==> flow/design.v <==
module apb_master #(
    parameter DATA_WD = 8,
    parameter ADDR_WD = 8
) (
    input                         clk,
    input                         rst_n,
    input [DATA_WD + ADDR_WD : 0] cmd_in,
    input                         cmd_vld,
    input [DATA_WD - 1 : 0]       prdata,
    input                         pready,
    output                        cmd_rdy,
    output                        psel,
    output                        penable,
    output                        pwrite,
    output [ADDR_WD - 1 : 0]      paddr,
    output [DATA_WD - 1 : 0]      pwdata,
    output                        read_vld,
    output [DATA_WD - 1 : 0]      read_data
);
localparam [1:0] IDLE = 2'b00;
localparam [1:0] SETUP = 2'b01;
localparam [1:0] ACCESS = 2'b11;
reg [1:0] state,next_state;
reg r_psel,r_penable;
assign psel = r_psel;
assign penable = r_penable;
reg [DATA_WD + ADDR_WD : 0] r_cmd_in;
wire cmd_fire;
assign cmd_fire = cmd_vld && cmd_rdy;
assign cmd_rdy = state == IDLE;
always @(posedge clk or negedge rst_n) begin
    if(!rst_n) begin
        state <= IDLE;
    end
    else begin
        state <= next_state;
    end
end
always @(*) begin
    case(state)
        IDLE: begin
            if(cmd_fire) begin
                next_state = SETUP;
            end
            else begin
                next_state = IDLE;
            end
        end
        SETUP: begin
            next_state = ACCESS;
        end
        ACCESS: begin
            if(pready) begin
                next_state = IDLE;
            end
            else begin
                next_state = ACCESS;
            end
        end
        default: begin
            next_state = IDLE;
        end
    endcase
end
always @(*) begin
    r_psel = 'b0;
    r_penable = 'b0;
    case(state)
        IDLE: begin
        end
        SETUP: begin
            r_psel = 1'b1;
        end
        ACCESS: begin
            r_psel = 1'b1;
            r_penable = 1'b1;
        end
        default: begin
        end
    endcase
end
always @(posedge clk or negedge rst_n) begin
    if(!rst_n) begin
        r_cmd_in <= 'b0;
    end
    else if(cmd_fire) begin
        r_cmd_in <= cmd_in;
    end
end
assign paddr  = r_cmd_in[DATA_WD + ADDR_WD - 1 : DATA_WD];
assign pwdata = r_cmd_in[DATA_WD - 1 : 0];
assign pwrite = r_cmd_in[DATA_WD + ADDR_WD];
assign read_data = prdata;
assign read_vld = ~pwrite && pready;
endmodule
module apb_slave #(
    parameter DATA_WD = 8,
    parameter ADDR_WD = 8 
) (
    input                    clk,
    input                    rst_n,
    input                    psel,
    input                    penable,
    input                    pwrite,
    input  [ADDR_WD - 1 : 0] paddr,
    input  [DATA_WD - 1 : 0] pwdata,
    output [DATA_WD - 1 : 0] prdata,
    output                   pready
);
localparam ADDR_MAX = (1 << ADDR_WD);
reg [DATA_WD - 1 : 0] mem [ADDR_MAX - 1 : 0];
localparam [1:0] IDLE = 2'b00;
localparam [1:0] SETUP = 2'b01;
localparam [1:0] ACCESS = 2'b11; 
reg [1:0] state,next_state;
wire apb_fire;
assign apb_fire = psel && penable && pready;
always @(posedge clk or negedge rst_n) begin
    if(!rst_n) begin
        state <= IDLE;
    end
    else begin
        state <= next_state;
    end
end
always @(*) begin
    case(state) 
        IDLE: begin
            if(psel) begin
                next_state = SETUP;
            end
            else begin
                next_state = IDLE;
            end
        end
        SETUP: begin
            next_state = ACCESS;
        end
        ACCESS: begin
            if(!pready) begin
                next_state = ACCESS;
            end
            else if(psel) begin
                next_state = SETUP;
            end
            else begin
                next_state = IDLE;
            end
        end
        default: begin
            next_state = IDLE;
        end
    endcase
end
reg r_pready;
assign pready = r_pready;
always @(*) begin
    case(state)
        IDLE: begin
            r_pready = 1'b0;            
        end 
        SETUP: begin
            r_pready = 1'b0;            
        end
        ACCESS: begin
            if(psel && penable) begin
                r_pready = 1'b1;
            end
            else begin
                r_pready = 1'b0;
            end
        end
        default: begin
            r_pready = 1'b0;
        end
    endcase
end
always @(posedge clk) begin
    if(apb_fire && pwrite) begin
        mem[paddr] <= pwdata;
    end
end
assign prdata = mem[paddr];
endmodule
module apb_top #(
    parameter DATA_WD = 8,
    parameter ADDR_WD = 8 
) (
    input                         clk,
    input                         rst_n,
    input [DATA_WD + ADDR_WD : 0] cmd_in,
    input                         cmd_vld,
    output                        cmd_rdy,
    output                        read_vld,
    output [DATA_WD - 1 : 0]      read_data
);
    wire psel,penable,pwrite,pready;
    wire [DATA_WD - 1 : 0] pwdata;
    wire [ADDR_WD - 1 : 0] paddr;
    wire [DATA_WD - 1 : 0] prdata;
   apb_master  #(
              .DATA_WD(DATA_WD),
              .ADDR_WD(ADDR_WD)
            )u_apb_master(
              .clk(clk),
              .rst_n(rst_n),
              .cmd_in(cmd_in),
              .cmd_vld(cmd_vld),
              .prdata(prdata),
              .pready(pready),
              .cmd_rdy(cmd_rdy),
              .psel(psel),
              .penable(penable),
              .pwrite(pwrite),
              .paddr(paddr),
              .pwdata(pwdata),
              .read_vld(read_vld),
              .read_data(read_data)
            );
   apb_slave  #(
             .DATA_WD(DATA_WD),
             .ADDR_WD(ADDR_WD)
           )u_apb_slave(
             .clk(clk),
             .rst_n(rst_n),
             .psel(psel),
             .penable(penable),
             .pwrite(pwrite),
             .paddr(paddr),
             .pwdata(pwdata),
             .prdata(prdata),
             .pready(pready)
           );
endmodule
Tool chain data of apb_top
Tool output for the design above before and after an edit, in the order of the flow.
"orig" refers to lines of the RTL above, "edited" to lines of the edited file.
"change": "edited" minus "orig" as printed here. "change_rel_pct": 100 x difference / "orig".
Operators: Yosys type, input widths -> output width; for muxes data width and select width s.
Library cell names are shortened.
{"block": "design", "design": "apb_top", "clk_port": "clk", "library": "sky130hd", "lib_corner": "tt_025C_1v80"}

The edit
The edit as a unified diff against the file above.
The edit is scripted: it alters the design's behaviour and was not made to optimise anything.
begin of diff
@@ -29,9 +29,6 @@
 assign cmd_fire = cmd_vld && cmd_rdy;
 assign cmd_rdy = state == IDLE;
-always @(posedge clk or negedge rst_n) begin
-    if(!rst_n) begin
-        state <= IDLE;
-    end
-    else begin
+always @(posedge clk) begin
+    begin
         state <= next_state;
     end
end of diff

After elaboration
Source: Yosys, flattened and elaborated, memories not mapped. Widths are those after wreduce; folded enables and synchronous resets count as part of the registers. Registers that Yosys merges into a memory's read port (data or address) are not register bits. Print and check cells do not count. Equal cells are merged and count once.
Memory sizes are those after Yosys's memory passes, which may raise the word count (mostly to a power of two), join words into wider ones and drop unused or constant bits.
{"block": "op_classes", "element": "equal", "orig": 4, "edited": 4, "change": 0, "change_rel_pct": 0.00}
{"block": "op_classes", "element": "n_mux", "orig": 13, "edited": 13, "change": 0, "change_rel_pct": 0.00}
{"block": "op_classes", "element": "logic", "orig": 1, "edited": 1, "change": 0, "change_rel_pct": 0.00}
{"block": "op_classes", "element": "n_reduce_logical", "orig": 8, "edited": 8, "change": 0, "change_rel_pct": 0.00}
{"block": "ops", "op": "$mux 1", "orig": 7, "edited": 7, "change": 0, "change_rel_pct": 0.00}
{"block": "ops", "op": "$logic_and 1x1->1", "orig": 5, "edited": 5, "change": 0, "change_rel_pct": 0.00}
{"block": "ops", "op": "$eq 2x1->1 const B", "orig": 2, "edited": 2, "change": 0, "change_rel_pct": 0.00}
{"block": "ops", "op": "$eq 2x2->1 const B", "orig": 2, "edited": 2, "change": 0, "change_rel_pct": 0.00}
{"block": "ops", "op": "$logic_not 2->1", "orig": 2, "edited": 2, "change": 0, "change_rel_pct": 0.00}
{"block": "ops", "op": "$mux 2", "orig": 2, "edited": 2, "change": 0, "change_rel_pct": 0.00}
{"block": "ops", "op": "$mux 8", "orig": 2, "edited": 2, "change": 0, "change_rel_pct": 0.00}
{"block": "ops", "op": "$pmux 2 s3", "orig": 2, "edited": 2, "change": 0, "change_rel_pct": 0.00}
{"block": "ops", "op": "$not 1->1", "orig": 1, "edited": 1, "change": 0, "change_rel_pct": 0.00}
{"block": "ops", "op": "$reduce_or 2->1", "orig": 1, "edited": 1, "change": 0, "change_rel_pct": 0.00}
{"block": "word_totals", "element": "ff_bits", "orig": 21, "edited": 21, "change": 0, "change_rel_pct": 0.00}
{"block": "word_totals", "element": "ramBits", "orig": 2048, "edited": 2048, "change": 0, "change_rel_pct": 0.00}
{"block": "word_totals", "element": "mem_count", "orig": 1, "edited": 1, "change": 0, "change_rel_pct": 0.00}
{"block": "word_totals", "element": "input_bits", "orig": 20, "edited": 20, "change": 0, "change_rel_pct": 0.00}
{"block": "word_totals", "element": "output_inout_bits", "orig": 10, "edited": 10, "change": 0, "change_rel_pct": 0.00}
{"block": "word_totals", "element": "word_cells", "orig": 30, "edited": 30, "change": 0, "change_rel_pct": 0.00}
{"block": "mem_list", "element": "memory_list", "orig": "u_apb_slave.mem 256x8 r1 w1", "edited": "u_apb_slave.mem 256x8 r1 w1"}

Depth
Longest topological path by Yosys (ltp), each cell counted once; first at word level (registers and memories cut), then after technology mapping (sequential cells cut; the memories' decode and read muxes count).
{"block": "depth", "element": "word_depth", "orig": 9, "edited": 9, "change": 0, "change_rel_pct": 0.00}
{"block": "depth", "element": "ABC_AREA", "orig": "0", "edited": "0"}
{"block": "depth", "element": "mapped_depth", "orig": 9, "edited": 9, "change": 0, "change_rel_pct": 0.00}

Mapped cells and area
Yosys stat after the flow's synthesis: flattened, memories mapped to cells. It holds for the ABC_AREA given above (unset counts as 0); a run with the other value may have another netlist.
{"block": "mapped", "element": "mapped_cells", "orig": 3574, "edited": 3571, "change": -3, "change_rel_pct": -0.08}
{"block": "mapped", "element": "mapped_area_um2", "orig": 78957.0, "edited": 79093.4, "change": 136.4, "change_rel_pct": 0.17}
{"block": "mapped", "element": "sequential_area_um2", "orig": 62077.0, "edited": 62040.8, "change": -36.2, "change_rel_pct": -0.06}
{"block": "mapped", "element": "ffs", "orig": 2071, "edited": 2070, "change": -1, "change_rel_pct": -0.05}
{"block": "mapped", "element": "n_buf", "orig": 226, "edited": 228, "change": 2, "change_rel_pct": 0.88}
{"block": "by_type", "type": "clkbuf_1", "orig": 151, "edited": 135, "change": -16, "change_rel_pct": -10.60}
{"block": "by_type", "type": "o41ai_1", "orig": 32, "edited": 16, "change": -16, "change_rel_pct": -50.00}
{"block": "by_type", "type": "o41ai_2", "orig": 0, "edited": 16, "change": 16}
{"block": "by_type", "type": "buf_1", "orig": 16, "edited": 30, "change": 14, "change_rel_pct": 87.50}
{"block": "by_type", "type": "buf_6", "orig": 8, "edited": 14, "change": 6, "change_rel_pct": 75.00}
{"block": "by_type", "type": "inv_1", "orig": 4, "edited": 0, "change": -4, "change_rel_pct": -100.00}
{"block": "by_type", "type": "nor2_1", "orig": 264, "edited": 262, "change": -2, "change_rel_pct": -0.76}
{"block": "by_type", "type": "dfrtp_1", "orig": 21, "edited": 19, "change": -2, "change_rel_pct": -9.52}
{"block": "by_type", "type": "nor2b_1", "orig": 6, "edited": 8, "change": 2, "change_rel_pct": 33.33}
{"block": "by_type", "type": "nor3_1", "orig": 2, "edited": 0, "change": -2, "change_rel_pct": -100.00}
{"block": "by_type", "type": "o21ai_0", "orig": 2, "edited": 0, "change": -2, "change_rel_pct": -100.00}
{"block": "by_type", "type": "dfxtp_1", "orig": 0, "edited": 2, "change": 2}
{"block": "by_type", "type": "buf_2", "orig": 39, "edited": 38, "change": -1, "change_rel_pct": -2.56}
{"block": "by_type", "type": "mux2_2", "orig": 16, "edited": 17, "change": 1, "change_rel_pct": 6.25}
{"block": "by_type", "type": "buf_4", "orig": 12, "edited": 11, "change": -1, "change_rel_pct": -8.33}
{"block": "by_type", "type": "nand4_1", "orig": 9, "edited": 8, "change": -1, "change_rel_pct": -11.11}
{"block": "by_type", "type": "nand3_1", "orig": 5, "edited": 4, "change": -1, "change_rel_pct": -20.00}
{"block": "by_type", "type": "and2_1", "orig": 2, "edited": 3, "change": 1, "change_rel_pct": 50.00}
The list need not be complete.
The figures by module come from a second, unflattened synthesis with its own total; it is not the netlist above.
{"block": "unflattened", "element": "hier_cells", "orig": 3581, "edited": 3579, "change": -2, "change_rel_pct": -0.06}
{"block": "unflattened", "element": "area_unflattened_um2", "orig": 79047.1, "edited": 78993.3, "change": -53.8, "change_rel_pct": -0.07}
Each row is one instance without its submodules.
{"block": "by_module_orig", "mod": "apb_slave", "n_inst": 1, "n_cells": 3526, "area_um2": 78196.2, "mod_seq_area_um2": 61575.3}
{"block": "by_module_orig", "mod": "apb_master", "n_inst": 1, "n_cells": 55, "area_um2": 850.8, "mod_seq_area_um2": 501.7}
{"block": "by_module_orig", "mod": "apb_top", "n_inst": 1, "n_cells": 0, "area_um2": 0.0, "mod_seq_area_um2": 0.0}
{"block": "by_module_edited", "mod": "apb_slave", "n_inst": 1, "n_cells": 3526, "area_um2": 78196.2, "mod_seq_area_um2": 61575.3}
{"block": "by_module_edited", "mod": "apb_master", "n_inst": 1, "n_cells": 53, "area_um2": 797.0, "mod_seq_area_um2": 465.4}
{"block": "by_module_edited", "mod": "apb_top", "n_inst": 1, "n_cells": 0, "area_um2": 0.0, "mod_seq_area_um2": 0.0}

Timing after synthesis
Path of least setup slack by OpenSTA after synthesis, without wires, with an ideal clock, recovery checks aside; 20% of the period is set as input and as output delay. Where synthesis merged equal registers, the netlist keeps one of their names.
{"block": "synth_path", "element": "path_kind", "orig": "reg2reg", "edited": "reg2reg"}
{"block": "synth_path", "element": "start", "orig": "register u_apb_master.r_cmd_in[0]", "edited": "register u_apb_master.r_cmd_in[0]"}
{"block": "synth_path", "element": "end", "orig": "memory u_apb_slave.mem[0][0]", "edited": "memory u_apb_slave.mem[0][0]"}
{"block": "synth_path", "element": "period_ns", "orig": 6.0, "edited": 6.0, "change": 0.0, "change_rel_pct": 0.00}
{"block": "synth_path", "element": "setup_ns", "orig": 0.803, "edited": 0.803, "change": 0.000}
{"block": "synth_path", "element": "launch_ns", "orig": 0.000, "edited": 0.000, "change": 0.000}
{"block": "synth_path", "element": "arrival_ns", "orig": 3.179, "edited": 3.181, "change": 0.002, "change_rel_pct": 0.06}
{"block": "synth_path", "element": "required_ns", "orig": 5.197, "edited": 5.197, "change": 0.000, "change_rel_pct": 0.00}
{"block": "synth_path", "element": "path_slack_ns", "orig": 2.018, "edited": 2.016, "change": -0.002}
{"block": "synth_path", "element": "path_delay_ns", "orig": 3.982, "edited": 3.984, "change": 0.002, "change_rel_pct": 0.05}
{"block": "synth_path", "element": "path_stages", "orig": 1, "edited": 1, "change": 0, "change_rel_pct": 0.00}
{"block": "synth_path", "element": "path_buffers", "orig": 0, "edited": 0, "change": 0}
{"block": "synth_path", "element": "period_less_setup_slack_ns", "orig": 3.982, "edited": 3.984, "change": 0.002, "change_rel_pct": 0.05}
"path_delay_ns" is the arrival time less input delay plus setup time.
"path_stages": output pins that drive a net of the path, with the launching flip-flop's if there is one; two outputs of one cell count as two.
"period_less_setup_slack_ns" is the clock period less the worst setup slack; recovery checks do not enter. This is arithmetic on one report: input and output delays are still those of the set period (20% each).
Between the ends stands the longest chain of elaborated cells between them, by number of cells; it is not shown to be the way that was timed. Of several equally long chains one is given.
Each line given opens the expression or statement behind the cell; cells for indexed reads and writes are added by Yosys, which also makes memories of some case tables.
{"block": "synth_between_orig", "path_cell_list": "dfrtp_1", "elab_chain_cells": 1, "cells_between": 1, "classes_between": "1 x mux"}
{"block": "synth_lines_orig", "element": "start: declaration", "line_no": 27, "source": "reg [DATA_WD + ADDR_WD : 0] r_cmd_in;"}
{"block": "synth_lines_orig", "element": "start: assignment", "line_no": 84, "source": "r_cmd_in <= 'b0;"}
{"block": "synth_lines_orig", "element": "start: assignment", "line_no": 87, "source": "r_cmd_in <= cmd_in;"}
{"block": "synth_lines_orig", "element": "$mux 8", "line_no": 179, "source": "if(apb_fire && pwrite) begin"}
{"block": "synth_lines_orig", "element": "end: declaration", "line_no": 111, "source": "reg [DATA_WD - 1 : 0] mem [ADDR_MAX - 1 : 0];"}
{"block": "synth_between_edited", "path_cell_list": "dfrtp_1", "elab_chain_cells": 1, "cells_between": 1, "classes_between": "1 x mux"}
{"block": "synth_lines_edited", "element": "start: declaration", "line_no": 27, "source": "reg [DATA_WD + ADDR_WD : 0] r_cmd_in;"}
{"block": "synth_lines_edited", "element": "start: assignment", "line_no": 81, "source": "r_cmd_in <= 'b0;"}
{"block": "synth_lines_edited", "element": "start: assignment", "line_no": 84, "source": "r_cmd_in <= cmd_in;"}
{"block": "synth_lines_edited", "element": "$mux 8", "line_no": 176, "source": "if(apb_fire && pwrite) begin"}
{"block": "synth_lines_edited", "element": "end: declaration", "line_no": 108, "source": "reg [DATA_WD - 1 : 0] mem [ADDR_MAX - 1 : 0];"}

Timing after layout
Path of least setup slack in the final report of the runs of pair 1 (OpenROAD, finished layout, wires in). Where an end is a register, its clock arrival counts in the times.
{"block": "layout_path", "element": "path_kind", "orig": "reg2out", "edited": "reg2out"}
{"block": "layout_path", "element": "start", "orig": "register u_apb_master.r_cmd_in[9]", "edited": "register u_apb_master.r_cmd_in[8]"}
{"block": "layout_path", "element": "end", "orig": "output read_data[1]", "edited": "output read_data[5]"}
{"block": "layout_path", "element": "period_ns", "orig": 6.0, "edited": 6.0, "change": 0.0, "change_rel_pct": 0.00}
{"block": "layout_path", "element": "launch_ns", "orig": 0.83, "edited": 0.82, "change": -0.01, "change_rel_pct": -1.20}
{"block": "layout_path", "element": "arrival_ns", "orig": 4.71, "edited": 4.75, "change": 0.04, "change_rel_pct": 0.85}
{"block": "layout_path", "element": "required_ns", "orig": 4.80, "edited": 4.80, "change": 0.00, "change_rel_pct": 0.00}
{"block": "layout_path", "element": "path_slack_ns", "orig": 0.09, "edited": 0.05, "change": -0.04}
{"block": "layout_path", "element": "path_stages", "orig": 10, "edited": 9, "change": -1, "change_rel_pct": -10.00}
{"block": "layout_path", "element": "path_buffers", "orig": 4, "edited": 3, "change": -1, "change_rel_pct": -25.00}
Between the ends stands the longest chain of elaborated cells between them, by number of cells; it is not shown to be the way that was timed. Of several equally long chains one is given.
The chain passes a memory read, where the word-level depth is cut; so it can be longer than that depth.
{"block": "layout_between_orig", "path_cell_list": "dfrtp_4 -> buf_12 -> buf_12 -> mux4_2 -> a22oi_1 -> a21oi_1 -> o41ai_2 -> buf_4 -> nand4_1 -> clkdlybuf4s50_1", "elab_chain_cells": 1, "cells_between": 1, "classes_between": "1 x memory"}
{"block": "layout_lines_orig", "element": "start: declaration", "line_no": 27, "source": "reg [DATA_WD + ADDR_WD : 0] r_cmd_in;"}
{"block": "layout_lines_orig", "element": "start: assignment", "line_no": 84, "source": "r_cmd_in <= 'b0;"}
{"block": "layout_lines_orig", "element": "start: assignment", "line_no": 87, "source": "r_cmd_in <= cmd_in;"}
{"block": "layout_lines_orig", "element": "$mem_v2 256x8", "line_no": 111, "source": "reg [DATA_WD - 1 : 0] mem [ADDR_MAX - 1 : 0];"}
{"block": "layout_lines_orig", "element": "end: declaration", "line_no": 195, "source": "output [DATA_WD - 1 : 0]      read_data"}
{"block": "layout_between_edited", "path_cell_list": "dfrtp_4 -> buf_12 -> mux4_2 -> a22oi_1 -> a21oi_1 -> o41ai_1 -> buf_4 -> nand4_1 -> clkdlybuf4s50_1", "elab_chain_cells": 1, "cells_between": 1, "classes_between": "1 x memory"}
{"block": "layout_lines_edited", "element": "start: declaration", "line_no": 27, "source": "reg [DATA_WD + ADDR_WD : 0] r_cmd_in;"}
{"block": "layout_lines_edited", "element": "start: assignment", "line_no": 81, "source": "r_cmd_in <= 'b0;"}
{"block": "layout_lines_edited", "element": "start: assignment", "line_no": 84, "source": "r_cmd_in <= cmd_in;"}
{"block": "layout_lines_edited", "element": "$mem_v2 256x8", "line_no": 108, "source": "reg [DATA_WD - 1 : 0] mem [ADDR_MAX - 1 : 0];"}
{"block": "layout_lines_edited", "element": "end: declaration", "line_no": 192, "source": "output [DATA_WD - 1 : 0]      read_data"}

Measured runs
Both versions went through the flow (Yosys, OpenROAD) with the same settings in each pair. Constraints: input delay and output delay 20% of the set period each, output load 0.01 pF.
{"block": "settings_pair_1", "CORE_UTILIZATION": 45, "PLACE_DENSITY": 0.6, "period_ns": 6.0, "CAP_MARGIN": 20, "CORE_MARGIN": 2, "SLEW_MARGIN": 20}
{"block": "measured_pair_1", "element": "yosys.chip_area_um2", "orig": 78957.0, "edited": 79093.4, "change": 136.4, "change_rel_pct": 0.17}
{"block": "measured_pair_1", "element": "die_footprint_um2", "orig": 178827.0, "edited": 179132.0, "change": 305.0, "change_rel_pct": 0.17}
{"block": "measured_pair_1", "element": "finalUtil_pct", "orig": 51.4, "edited": 51.2, "change": -0.2}
{"block": "measured_pair_1", "element": "setup_ws_ns", "orig": 0.091, "edited": 0.054, "change": -0.037}
{"block": "measured_pair_1", "element": "setup_tns_ns", "orig": 0.000, "edited": 0.000, "change": 0.000}
{"block": "measured_pair_1", "element": "power_w", "orig": 0.031394, "edited": 0.043251, "change": 0.011857, "change_rel_pct": 37.77}
{"block": "measured_pair_1", "element": "achieved_period_ns", "orig": 5.909, "edited": 5.946, "change": 0.037, "change_rel_pct": 0.63}
{"block": "settings_pair_2", "CELL_PAD_IN_SITES_DETAIL_PLACEMENT": 2, "CELL_PAD_IN_SITES_GLOBAL_PLACEMENT": 1, "CORE_UTILIZATION": 15, "CTS_CLUSTER_DIAMETER": 136, "CTS_CLUSTER_SIZE": 15, "MIN_ROUTING_LAYER": "met2", "period_ns": 4.42, "CAP_MARGIN": 20, "CORE_MARGIN": 2, "SLEW_MARGIN": 20}
{"block": "measured_pair_2", "element": "yosys.chip_area_um2", "orig": 78957.0, "edited": 79093.4, "change": 136.4, "change_rel_pct": 0.17}
{"block": "measured_pair_2", "element": "die_footprint_um2", "orig": 532199.0, "edited": 533112.0, "change": 913.0, "change_rel_pct": 0.17}
{"block": "measured_pair_2", "element": "finalUtil_pct", "orig": 18.6, "edited": 18.6, "change": 0.0}
{"block": "measured_pair_2", "element": "setup_ws_ns", "orig": -0.820, "edited": -0.788, "change": 0.032}
{"block": "measured_pair_2", "element": "setup_tns_ns", "orig": -5.510, "edited": -10.196, "change": -4.686}
{"block": "measured_pair_2", "element": "power_w", "orig": 0.04135, "edited": 0.061687, "change": 0.020337, "change_rel_pct": 49.18}
{"block": "measured_pair_2", "element": "achieved_period_ns", "orig": 5.240, "edited": 5.208, "change": -0.032, "change_rel_pct": -0.61}
"achieved_period_ns" means the clock period less the worst setup slack. The figure is calculated, with input and output delays left at 20% of the set period.
"power_w" rests on the timing tool's default activity at the inputs, not on a simulated workload.
